==> flow/design.v <==
package calc_pkg;
    typedef struct packed {
        logic on;
        logic off;
        logic mem_rc;
        logic mem_sub;
        logic mem_add;
        logic op_percent;
        logic op_sqrt;
        logic op_div;
        logic op_mul;
        logic op_sub;
        logic op_add;
        logic op_eq;
        logic dot;
        logic num_1;
        logic num_2;
        logic num_3;
        logic num_4;
        logic num_5;
        logic num_6;
        logic num_7;
        logic num_8;
        logic num_9;
        logic num_0;
    } buttons_t;
    typedef enum logic [4:0] {
        B_NONE,          
        B_ON,            
        B_OFF,           
        B_MEM_RC,        
        B_MEM_SUB,       
        B_MEM_ADD,       
        B_OP_PERCENT,    
        B_OP_SQRT,       
        B_OP_DIV,        
        B_OP_MUL,        
        B_OP_SUB,        
        B_OP_ADD,        
        B_OP_EQ,         
        B_DOT,           
        B_NUM_1,         
        B_NUM_2,         
        B_NUM_3,         
        B_NUM_4,         
        B_NUM_5,         
        B_NUM_6,         
        B_NUM_7,         
        B_NUM_8,         
        B_NUM_9,         
        B_NUM_0,         
        B_UNKNOWN        
    } active_button_t;
    function automatic logic isNumberButton(active_button_t active_button);
        isNumberButton = ((active_button >= calc_pkg::B_NUM_1) && (active_button <= calc_pkg::B_NUM_0));
    endfunction
    function automatic logic isOpButton(active_button_t active_button);
        isOpButton = ((active_button >= calc_pkg::B_OP_DIV) && (active_button <= calc_pkg::B_OP_ADD));
    endfunction
    function automatic logic isEqButton(active_button_t active_button);
        isEqButton = (active_button == calc_pkg::B_OP_EQ);
    endfunction
    function automatic logic isDotButton(active_button_t active_button);
        isDotButton = (active_button == calc_pkg::B_DOT);
    endfunction
    typedef logic [3:0] bcd_t;
    function automatic logic [6:0] bcd2segments(bcd_t bcd);
        unique case (bcd)
            4'd0: bcd2segments = 7'b1111110;
            4'd1: bcd2segments = 7'b0110000;
            4'd2: bcd2segments = 7'b1101101;
            4'd3: bcd2segments = 7'b1111001;
            4'd4: bcd2segments = 7'b0110011;
            4'd5: bcd2segments = 7'b1011011;
            4'd6: bcd2segments = 7'b1011111;
            4'd7: bcd2segments = 7'b1110000;
            4'd8: bcd2segments = 7'b1111111;
            4'd9: bcd2segments = 7'b1111011;
            default: bcd2segments = 7'bxxxxxxx;
        endcase
    endfunction
    typedef enum logic [1:0] {
        OP_NONE,
        OP_ADD,
        OP_MUL,
        OP_DIV
    } op_t;
    function automatic op_t button2op(active_button_t active_button);
        unique case (active_button)
            calc_pkg::B_OP_DIV: button2op = calc_pkg::OP_DIV;
            calc_pkg::B_OP_MUL: button2op = calc_pkg::OP_MUL;
            calc_pkg::B_OP_SUB: button2op = calc_pkg::OP_ADD;
            calc_pkg::B_OP_ADD: button2op = calc_pkg::OP_ADD;
            default: button2op = calc_pkg::OP_NONE;
        endcase
    endfunction
    function automatic bcd_t button2bcd(active_button_t active_button);
        unique case (active_button)
            calc_pkg::B_NUM_1: button2bcd = 1;
            calc_pkg::B_NUM_2: button2bcd = 2;
            calc_pkg::B_NUM_3: button2bcd = 3;
            calc_pkg::B_NUM_4: button2bcd = 4;
            calc_pkg::B_NUM_5: button2bcd = 5;
            calc_pkg::B_NUM_6: button2bcd = 6;
            calc_pkg::B_NUM_7: button2bcd = 7;
            calc_pkg::B_NUM_8: button2bcd = 8;
            calc_pkg::B_NUM_9: button2bcd = 9;
            calc_pkg::B_NUM_0: button2bcd = 0;
            default: button2bcd = 0;
        endcase
    endfunction
    parameter NumDigits = 8;
    typedef logic unsigned [$clog2(NumDigits)-1:0] exponent_t;
    typedef struct packed {
        logic error;
        logic sign;
        exponent_t exponent;
        bcd_t [NumDigits-1:0] significand;
    } num_t;
    function automatic num_t neg(num_t num);
        neg = num;
        neg.sign = !num.sign;
    endfunction
endpackage
module alu_add (
    input   logic           clk_i,
    input   logic           rst_i,
    input   logic [36:0]    left_i,      
    input   logic [36:0]    right_i,     
    output  logic           in_ready_o,
    input   logic           in_valid_i,
    output  logic [36:0]    result_o,    
    input   logic           out_ready_i,
    output  logic           out_valid_o
);
typedef enum logic [1:0] {
    S_IDLE,
    S_NORMALIZE,
    S_ADD,
    S_RENORMALIZE
} state_t;
state_t state_d, state_q;
logic [$clog2(calc_pkg::NumDigits):0] counter_d, counter_q;
logic in_ready_d, in_ready_q;
logic out_valid_d, out_valid_q;
assign out_valid_o = out_valid_q;
assign in_ready_o = in_ready_q;
calc_pkg::num_t left_d, left_q;
calc_pkg::num_t right_d, right_q;
calc_pkg::num_t result_d, result_q;
calc_pkg::bcd_t result_extra_d, result_extra_q;
logic carryborrow_d, carryborrow_q;
assign result_o = out_valid_q ? result_q : '0;
logic [4:0] nibble_sum;
always_comb begin
    nibble_sum = 'x;
    carryborrow_d = carryborrow_q;
    if (state_q != S_ADD) begin
        carryborrow_d = 0;
    end else if (left_q.sign == right_q.sign) begin
        nibble_sum =
            left_q.significand[counter_q]
            + right_q.significand[counter_q]
            + 4'(carryborrow_q);
        if (nibble_sum >= 10) begin
            nibble_sum += 6;
        end
        carryborrow_d = nibble_sum[4];
    end else begin
        if (left_q.significand > right_q.significand) begin
            nibble_sum =
                6'(left_q.significand[counter_q])
                - 6'(right_q.significand[counter_q])
                - 6'(carryborrow_q);
        end else begin
            nibble_sum =
                6'(right_q.significand[counter_q])
                - 6'(left_q.significand[counter_q])
                - 6'(carryborrow_q);
        end
        carryborrow_d = nibble_sum[4];
        if ($signed(nibble_sum) < 0) begin
            nibble_sum += 10;
        end
    end
end
always_comb begin
    state_d = state_q;
    out_valid_d = out_valid_q;
    in_ready_d = in_ready_q;
    counter_d = counter_q;
    left_d = left_q;
    right_d = right_q;
    result_d = result_q;
    result_extra_d = result_extra_q;
    unique case (state_q)
        S_IDLE: begin
            result_d = '0;
            if (in_valid_i) begin
                left_d = left_i;
                right_d = right_i;
                state_d = S_NORMALIZE;
                in_ready_d = 0;
            end
        end
        S_NORMALIZE: begin
            if (left_q.exponent < right_q.exponent) begin
                left_d.significand = (left_q.significand >> 4);
                left_d.exponent++;
            end else if (left_q.exponent > right_q.exponent) begin
                right_d.significand = (right_q.significand >> 4);
                right_d.exponent++;
            end else begin
                state_d = S_ADD;
                counter_d = 0;
            end
        end
        S_ADD: begin
            result_d.exponent = left_q.exponent;
            if (left_q.sign == right_q.sign) begin
                result_extra_d = carryborrow_d;
            end
            if (left_q.significand > right_q.significand) begin
                result_d.sign = left_q.sign;
            end else begin
                result_d.sign = right_q.sign;
            end
            result_d.significand[counter_q] = 4'(nibble_sum);
            counter_d++;
            if (counter_d == calc_pkg::NumDigits) begin
                state_d = S_RENORMALIZE;
            end
        end
        S_RENORMALIZE: begin
            if (result_extra_q != '0) begin  
                result_extra_d = '0;
                result_d.significand = ({result_extra_q, result_q.significand} >> 4);
                result_d.exponent++;
                if (result_d.exponent == 0)
                    result_d.error = 1;
            end else if ((result_q.exponent != 0) && (result_q.significand[calc_pkg::NumDigits-1] == 0)) begin  
                result_d.significand = (result_q.significand << 4);
                result_d.exponent--;
            end else begin  
                out_valid_d = 1;
                if (result_d.significand == 0)
                    result_d.sign = 0;
                if (out_valid_q && out_ready_i) begin
                    state_d = S_IDLE;
                    out_valid_d = 0;
                    in_ready_d = 1;
                    result_d = '0;
                end
            end
        end
    endcase
end
always_ff @(posedge clk_i) begin
    if (rst_i) begin
        state_q <= S_IDLE;
        out_valid_q <= 0;
        in_ready_q <= 1;
        counter_q <= '0;
        left_q <= '0;
        right_q <= '0;
        result_q <= '0;
        result_extra_q <= '0;
        carryborrow_q <= 0;
    end else begin
        state_q <= state_d;
        out_valid_q <= out_valid_d;
        in_ready_q <= in_ready_d;
        counter_q <= counter_d;
        left_q <= left_d;
        right_q <= right_d;
        result_q <= result_d;
        result_extra_q <= result_extra_d;
        carryborrow_q <= carryborrow_d;
    end
end
endmodule
Step by step through the tools: alu_add
Tool output for the design above, in the order of the flow.
Line numbers count from 1 in the design file above.
Operators: Yosys type, input widths -> output width; for muxes data width and select width s.
Cell names lack the library's common part.
The mark -- stands for no value.

design
  top module = alu_add
  clock input = clk_i
  cell library = sky130hd
  timing corner = tt_025C_1v80

After elaboration
Yosys after proc, flatten, opt, wreduce and memory -nomap, before mapping. Memory bits, and registers merged into a memory's read port (data or address), are not among the register bits. Print and check cells are not counted. Equal cells are merged and count once.

bit counts
  register bits after elaboration = 122

cells by class
  add/subtract/negate cells = 14
  order comparisons = 5
  eq/ne operators = 22
  shift operators = 4
  multiplexer cells = 59
  bitwise logic cells = 10
  reductions and logical operators = 25

operator list
  kind                     number
  $pmux 35 s2              2
  $mux 32                  4
  $pmux 32 s3              1
  $mux 37                  2
  $mux 36                  2
  $shiftx 32x7->4          2
  $mux 35                  1
  $shift 4x33->32          1
  $shift 4x33->32 const A  1
  $neg 6->33               1
  $gt 32x32->1             1
  $and 32x32->32           1
  $or 32x32->32            1
  $not 32->32              1
  $logic_not 32->1         1
  $mux 4                   7
  $ne 2x2->1 const B       12
  $mux 5                   4
  $mux 1                   17
  $pmux 4 s2               2
  $mux 2                   8
  $ne 3x3->1 const B       4
  $reduce_and 3->1         4
  $reduce_and 4->1         3
  $mux 3                   4
  $sub 4x4->5              2
  $sub 5x2->5              2
  $add 3x1->3 const B      3

Not listed: further kinds 31, cells in them 45.

Logic depth
Longest topological path by Yosys (ltp), each cell counted once; first at word level (registers and memories cut), then after technology mapping (sequential cells cut; the memories' decode and read muxes count).

logic depth
  depth after elaboration = 13
  ABC_AREA = 0
  mapped depth = 19

After synthesis
Source: synth_stat.txt of the flow (Yosys; design flattened, memories mapped). It holds for the ABC_AREA given above (unset counts as 0); a run with the other value may have another netlist.

synthesis totals
  mapped cells = 1028
  chip area (Yosys) = 8692.1 um^2
  area of sequential cells = 2422.3 um^2
  flip-flop cells = 121

cells by type
  cell      number  total area (um^2)
  dfxtp_1   121     2.42E+03
  ha_1      60      750.72
  mux2i_1   62      620.595
  a211oi_1  72      540.518
  nor2_1    114     427.91
  mux4_2    16      360.346
  a21oi_1   57      285.274
  and2_1    42      262.752
  inv_1     68      255.245
  nand2_1   68      255.245
  a22oi_1   28      210.202
  clkbuf_1  48      180.173
  o21ai_0   29      145.139
  xnor2_1   16      140.134
  fa_1      6       120.115
  nand2b_1  17      106.352
  nand3_1   19      95.091
  o41ai_1   9       78.826

Not listed: further types 59, cells in them 176.

Timing after synthesis
OpenSTA on the mapped netlist: ideal clock, no wires. The path of least setup slack (recovery checks aside). Input and output delay are each 20% of the period. Register names are those of the netlist, which keeps one name where synthesis merged equal registers.

timing path after synthesis
  kind = reg2reg
  start = register counter_q[0]
  end = register result_q
  clock period = 10.0 ns
  library setup time = 0.116 ns
  data arrival time = 4.002 ns
  data required time = 9.884 ns
  setup slack = 5.882 ns
  path delay = 4.118 ns
  stages = 18
  path buffers = 2
  synthesis period reached = 4.118 ns

"path delay" is the arrival time less input delay plus setup time.
"stages" counts driving pins, that of a launching flip-flop among them; a cell with two outputs on the path counts twice.
"synthesis period reached" = period - worst setup slack (recovery checks aside). The figure is calculated, with input and output delays left at 20% of the set period.
Where an end lacks its bit number, it is one bit of the signal, or one of the new flip-flops if synthesis recoded a state register.
The rows between start and end are the longest chain of elaborated cells between them; the timing report does not say that the signal goes this way. Where chains are equally long, one stands for them.
A line is the first line of the expression or statement that the cell stems from. Yosys adds cells for indexed reads and writes and turns some case tables into memories.

between the ends, after synthesis
  path through = dfxtp_1 -> buf_4 -> buf_4 -> mux4_2 -> nand2_1 -> nand2_1 -> nand2_1 -> inv_1 -> fa_1 -> inv_1 -> fa_1 -> ha_1 -> inv_1 -> a2111oi_2 -> a211oi_2 -> mux2i_4 -> o21ai_0 -> a41o_1
  length of the longest elaborated chain = 13

RTL lines, path after synthesis
  element             RTL line  RTL
  start: declaration  143       logic [$clog2(calc_pkg::NumDigits):0] counter_d, counter_q;
  start: assignment   263       counter_q <= '0;
  start: assignment   273       counter_q <= counter_d;
  $shiftx 32x7->4     177       6'(right_q.significand[counter_q])
  $sub 4x4->5         177
  $sub 5x2->5         177
  $mux 5              170       if (left_q.significand > right_q.significand) begin
  $mux 5              160       end else if (left_q.sign == right_q.sign) begin
  $mux 5              158       if (state_q != S_ADD) begin
  $add 4x4->4         183       nibble_sum += 10;
  $mux 4              182       if ($signed(nibble_sum) < 0) begin
  $mux 4              160
  $mux 4              158
  $shift 4x33->32     228       result_d.significand[counter_q] = 4'(nibble_sum);
  $or 32x32->32       228
  $pmux 32 s3         196       unique case (state_q)
  end: assignment     266       result_q <= '0;
  end: assignment     276       result_q <= result_d;
  end: declaration    150       calc_pkg::num_t result_d, result_q;

Path in the finished layout
Path of least setup slack in the final report of run 1 (OpenROAD, finished layout, wires in). Where an end is a register, its clock arrival counts in the times.

timing path post-layout
  kind = reg2reg
  start = register counter_q[0]
  end = register result_q
  clock period = 4.76 ns
  library setup time = 0.10 ns
  data arrival time = 4.64 ns
  data required time = 5.07 ns
  setup slack = 0.43 ns
  stages = 16
  path buffers = 1

Where an end lacks its bit number, it is one bit of the signal, or one of the new flip-flops if synthesis recoded a state register.
The rows between start and end are the longest chain of elaborated cells between them; the timing report does not say that the signal goes this way. Where chains are equally long, one stands for them.

between the ends, post-layout
  path through = dfxtp_1 -> buf_12 -> mux4_2 -> nand2_1 -> nand2_1 -> nand2_1 -> inv_1 -> fa_1 -> inv_1 -> fa_1 -> nor3b_1 -> a2111oi_2 -> a211oi_2 -> mux2i_4 -> o21ai_0 -> a41o_1
  length of the longest elaborated chain = 13

RTL lines, path post-layout
  element             RTL line  RTL
  start: declaration  143       logic [$clog2(calc_pkg::NumDigits):0] counter_d, counter_q;
  start: assignment   263       counter_q <= '0;
  start: assignment   273       counter_q <= counter_d;
  $shiftx 32x7->4     177       6'(right_q.significand[counter_q])
  $sub 4x4->5         177
  $sub 5x2->5         177
  $mux 5              170       if (left_q.significand > right_q.significand) begin
  $mux 5              160       end else if (left_q.sign == right_q.sign) begin
  $mux 5              158       if (state_q != S_ADD) begin
  $add 4x4->4         183       nibble_sum += 10;
  $mux 4              182       if ($signed(nibble_sum) < 0) begin
  $mux 4              160
  $mux 4              158
  $shift 4x33->32     228       result_d.significand[counter_q] = 4'(nibble_sum);
  $or 32x32->32       228
  $pmux 32 s3         196       unique case (state_q)
  end: assignment     266       result_q <= '0;
  end: assignment     276       result_q <= result_d;
  end: declaration    150       calc_pkg::num_t result_d, result_q;

--- measured runs ---
Below are 4 stored runs of the flow (Yosys, OpenROAD; platform sky130hd) on alu_add, each with its settings and what was measured, unordered. Constraints: input delay and output delay 20% of the set period each, output load 0.01 pF.
"achieved clock period (ns)" = clock period - worst setup slack. The figure is calculated, with input and output delays left at 20% of the set period.
"worst setup path time (ns)" is the time allowed to the run's worst setup path (the clock period less input and output delay, where it has them) less its slack. Clock arrival times count: a late capture clock shortens it, a late launch clock lengthens it.
"finish__power__total" is the tool's figure for a default switching activity; nothing was simulated.

settings of run 1
{
  "CORE_UTILIZATION": 40,
  "period_ns": 4.76,
  "CAP_MARGIN": 20,
  "CORE_MARGIN": 2,
  "SLEW_MARGIN": 20
}
report of run 1
yosys chip area after synthesis (um^2): 8692.1
finish__design__die__area: 22925.0
finish__design__instance__area__stdcell: 10684.0
finish__design__instance__utilization: 0.5051
finish__timing__setup__ws: 0.426
finish__timing__setup__tns: 0.000
finish__timing__hold__ws: 0.499
finish__power__total: 4.406e-03
achieved clock period (ns): 4.334
worst setup path time (ns): 4.33
worst setup path kind: reg2reg

settings of run 2
{
  "CAP_MARGIN": 20,
  "CELL_PAD_IN_SITES_GLOBAL_PLACEMENT": 1,
  "CORE_ASPECT_RATIO": 0.59,
  "CORE_MARGIN": 5,
  "CORE_UTILIZATION": 48,
  "CTS_CLUSTER_SIZE": 25,
  "GPL_ROUTABILITY_DRIVEN": 1,
  "GPL_TIMING_DRIVEN": 0,
  "HOLD_SLACK_MARGIN": 0.09,
  "MAX_ROUTING_LAYER": "met5",
  "PLACE_DENSITY_LB_ADDON": 0.25,
  "SETUP_SLACK_MARGIN": 1.23,
  "SLEW_MARGIN": 30,
  "TNS_END_PERCENT": 95,
  "period_ns": 4.44
}
report of run 2
yosys chip area after synthesis (um^2): 8692.1
finish__design__die__area: 20994.1
finish__design__instance__area__stdcell: 11493.5
finish__design__instance__utilization: 0.6533
finish__timing__setup__ws: 0.519
finish__timing__setup__tns: 0.000
finish__timing__hold__ws: 0.486
finish__power__total: 5.440e-03
achieved clock period (ns): 3.921
worst setup path time (ns): 3.92
worst setup path kind: reg2reg

settings of run 3
{
  "ABC_AREA": 0,
  "CAP_MARGIN": 0,
  "CORE_ASPECT_RATIO": 0.59,
  "CORE_UTILIZATION": 18,
  "GPL_TIMING_DRIVEN": 0,
  "MIN_ROUTING_LAYER": "met1",
  "PLACE_DENSITY_LB_ADDON": 0.12,
  "SETUP_SLACK_MARGIN": -0.37,
  "SLEW_MARGIN": 0,
  "period_ns": 3.77,
  "CORE_MARGIN": 2
}
report of run 3
yosys chip area after synthesis (um^2): 8692.1
finish__design__die__area: 50124.7
finish__design__instance__area__stdcell: 11568.6
finish__design__instance__utilization: 0.2441
finish__timing__setup__ws: -0.273
finish__timing__setup__tns: -6.024
finish__timing__hold__ws: 0.479
finish__power__total: 6.048e-03
achieved clock period (ns): 4.043
worst setup path time (ns): 4.04
worst setup path kind: reg2reg

settings of run 4
{
  "CORE_ASPECT_RATIO": 1.72,
  "CORE_UTILIZATION": 40,
  "PLACE_DENSITY_LB_ADDON": 0.09,
  "SLEW_MARGIN": 10,
  "period_ns": 10.0,
  "CAP_MARGIN": 20,
  "CORE_MARGIN": 2
}
report of run 4
yosys chip area after synthesis (um^2): 8692.1
finish__design__die__area: 22969.2
finish__design__instance__area__stdcell: 10621.4
finish__design__instance__utilization: 0.4991
finish__timing__setup__ws: 5.274
finish__timing__setup__tns: 0.000
finish__timing__hold__ws: 0.498
finish__power__total: 2.034e-03
achieved clock period (ns): 4.726
worst setup path time (ns): 4.73
worst setup path kind: reg2reg
--- end ---
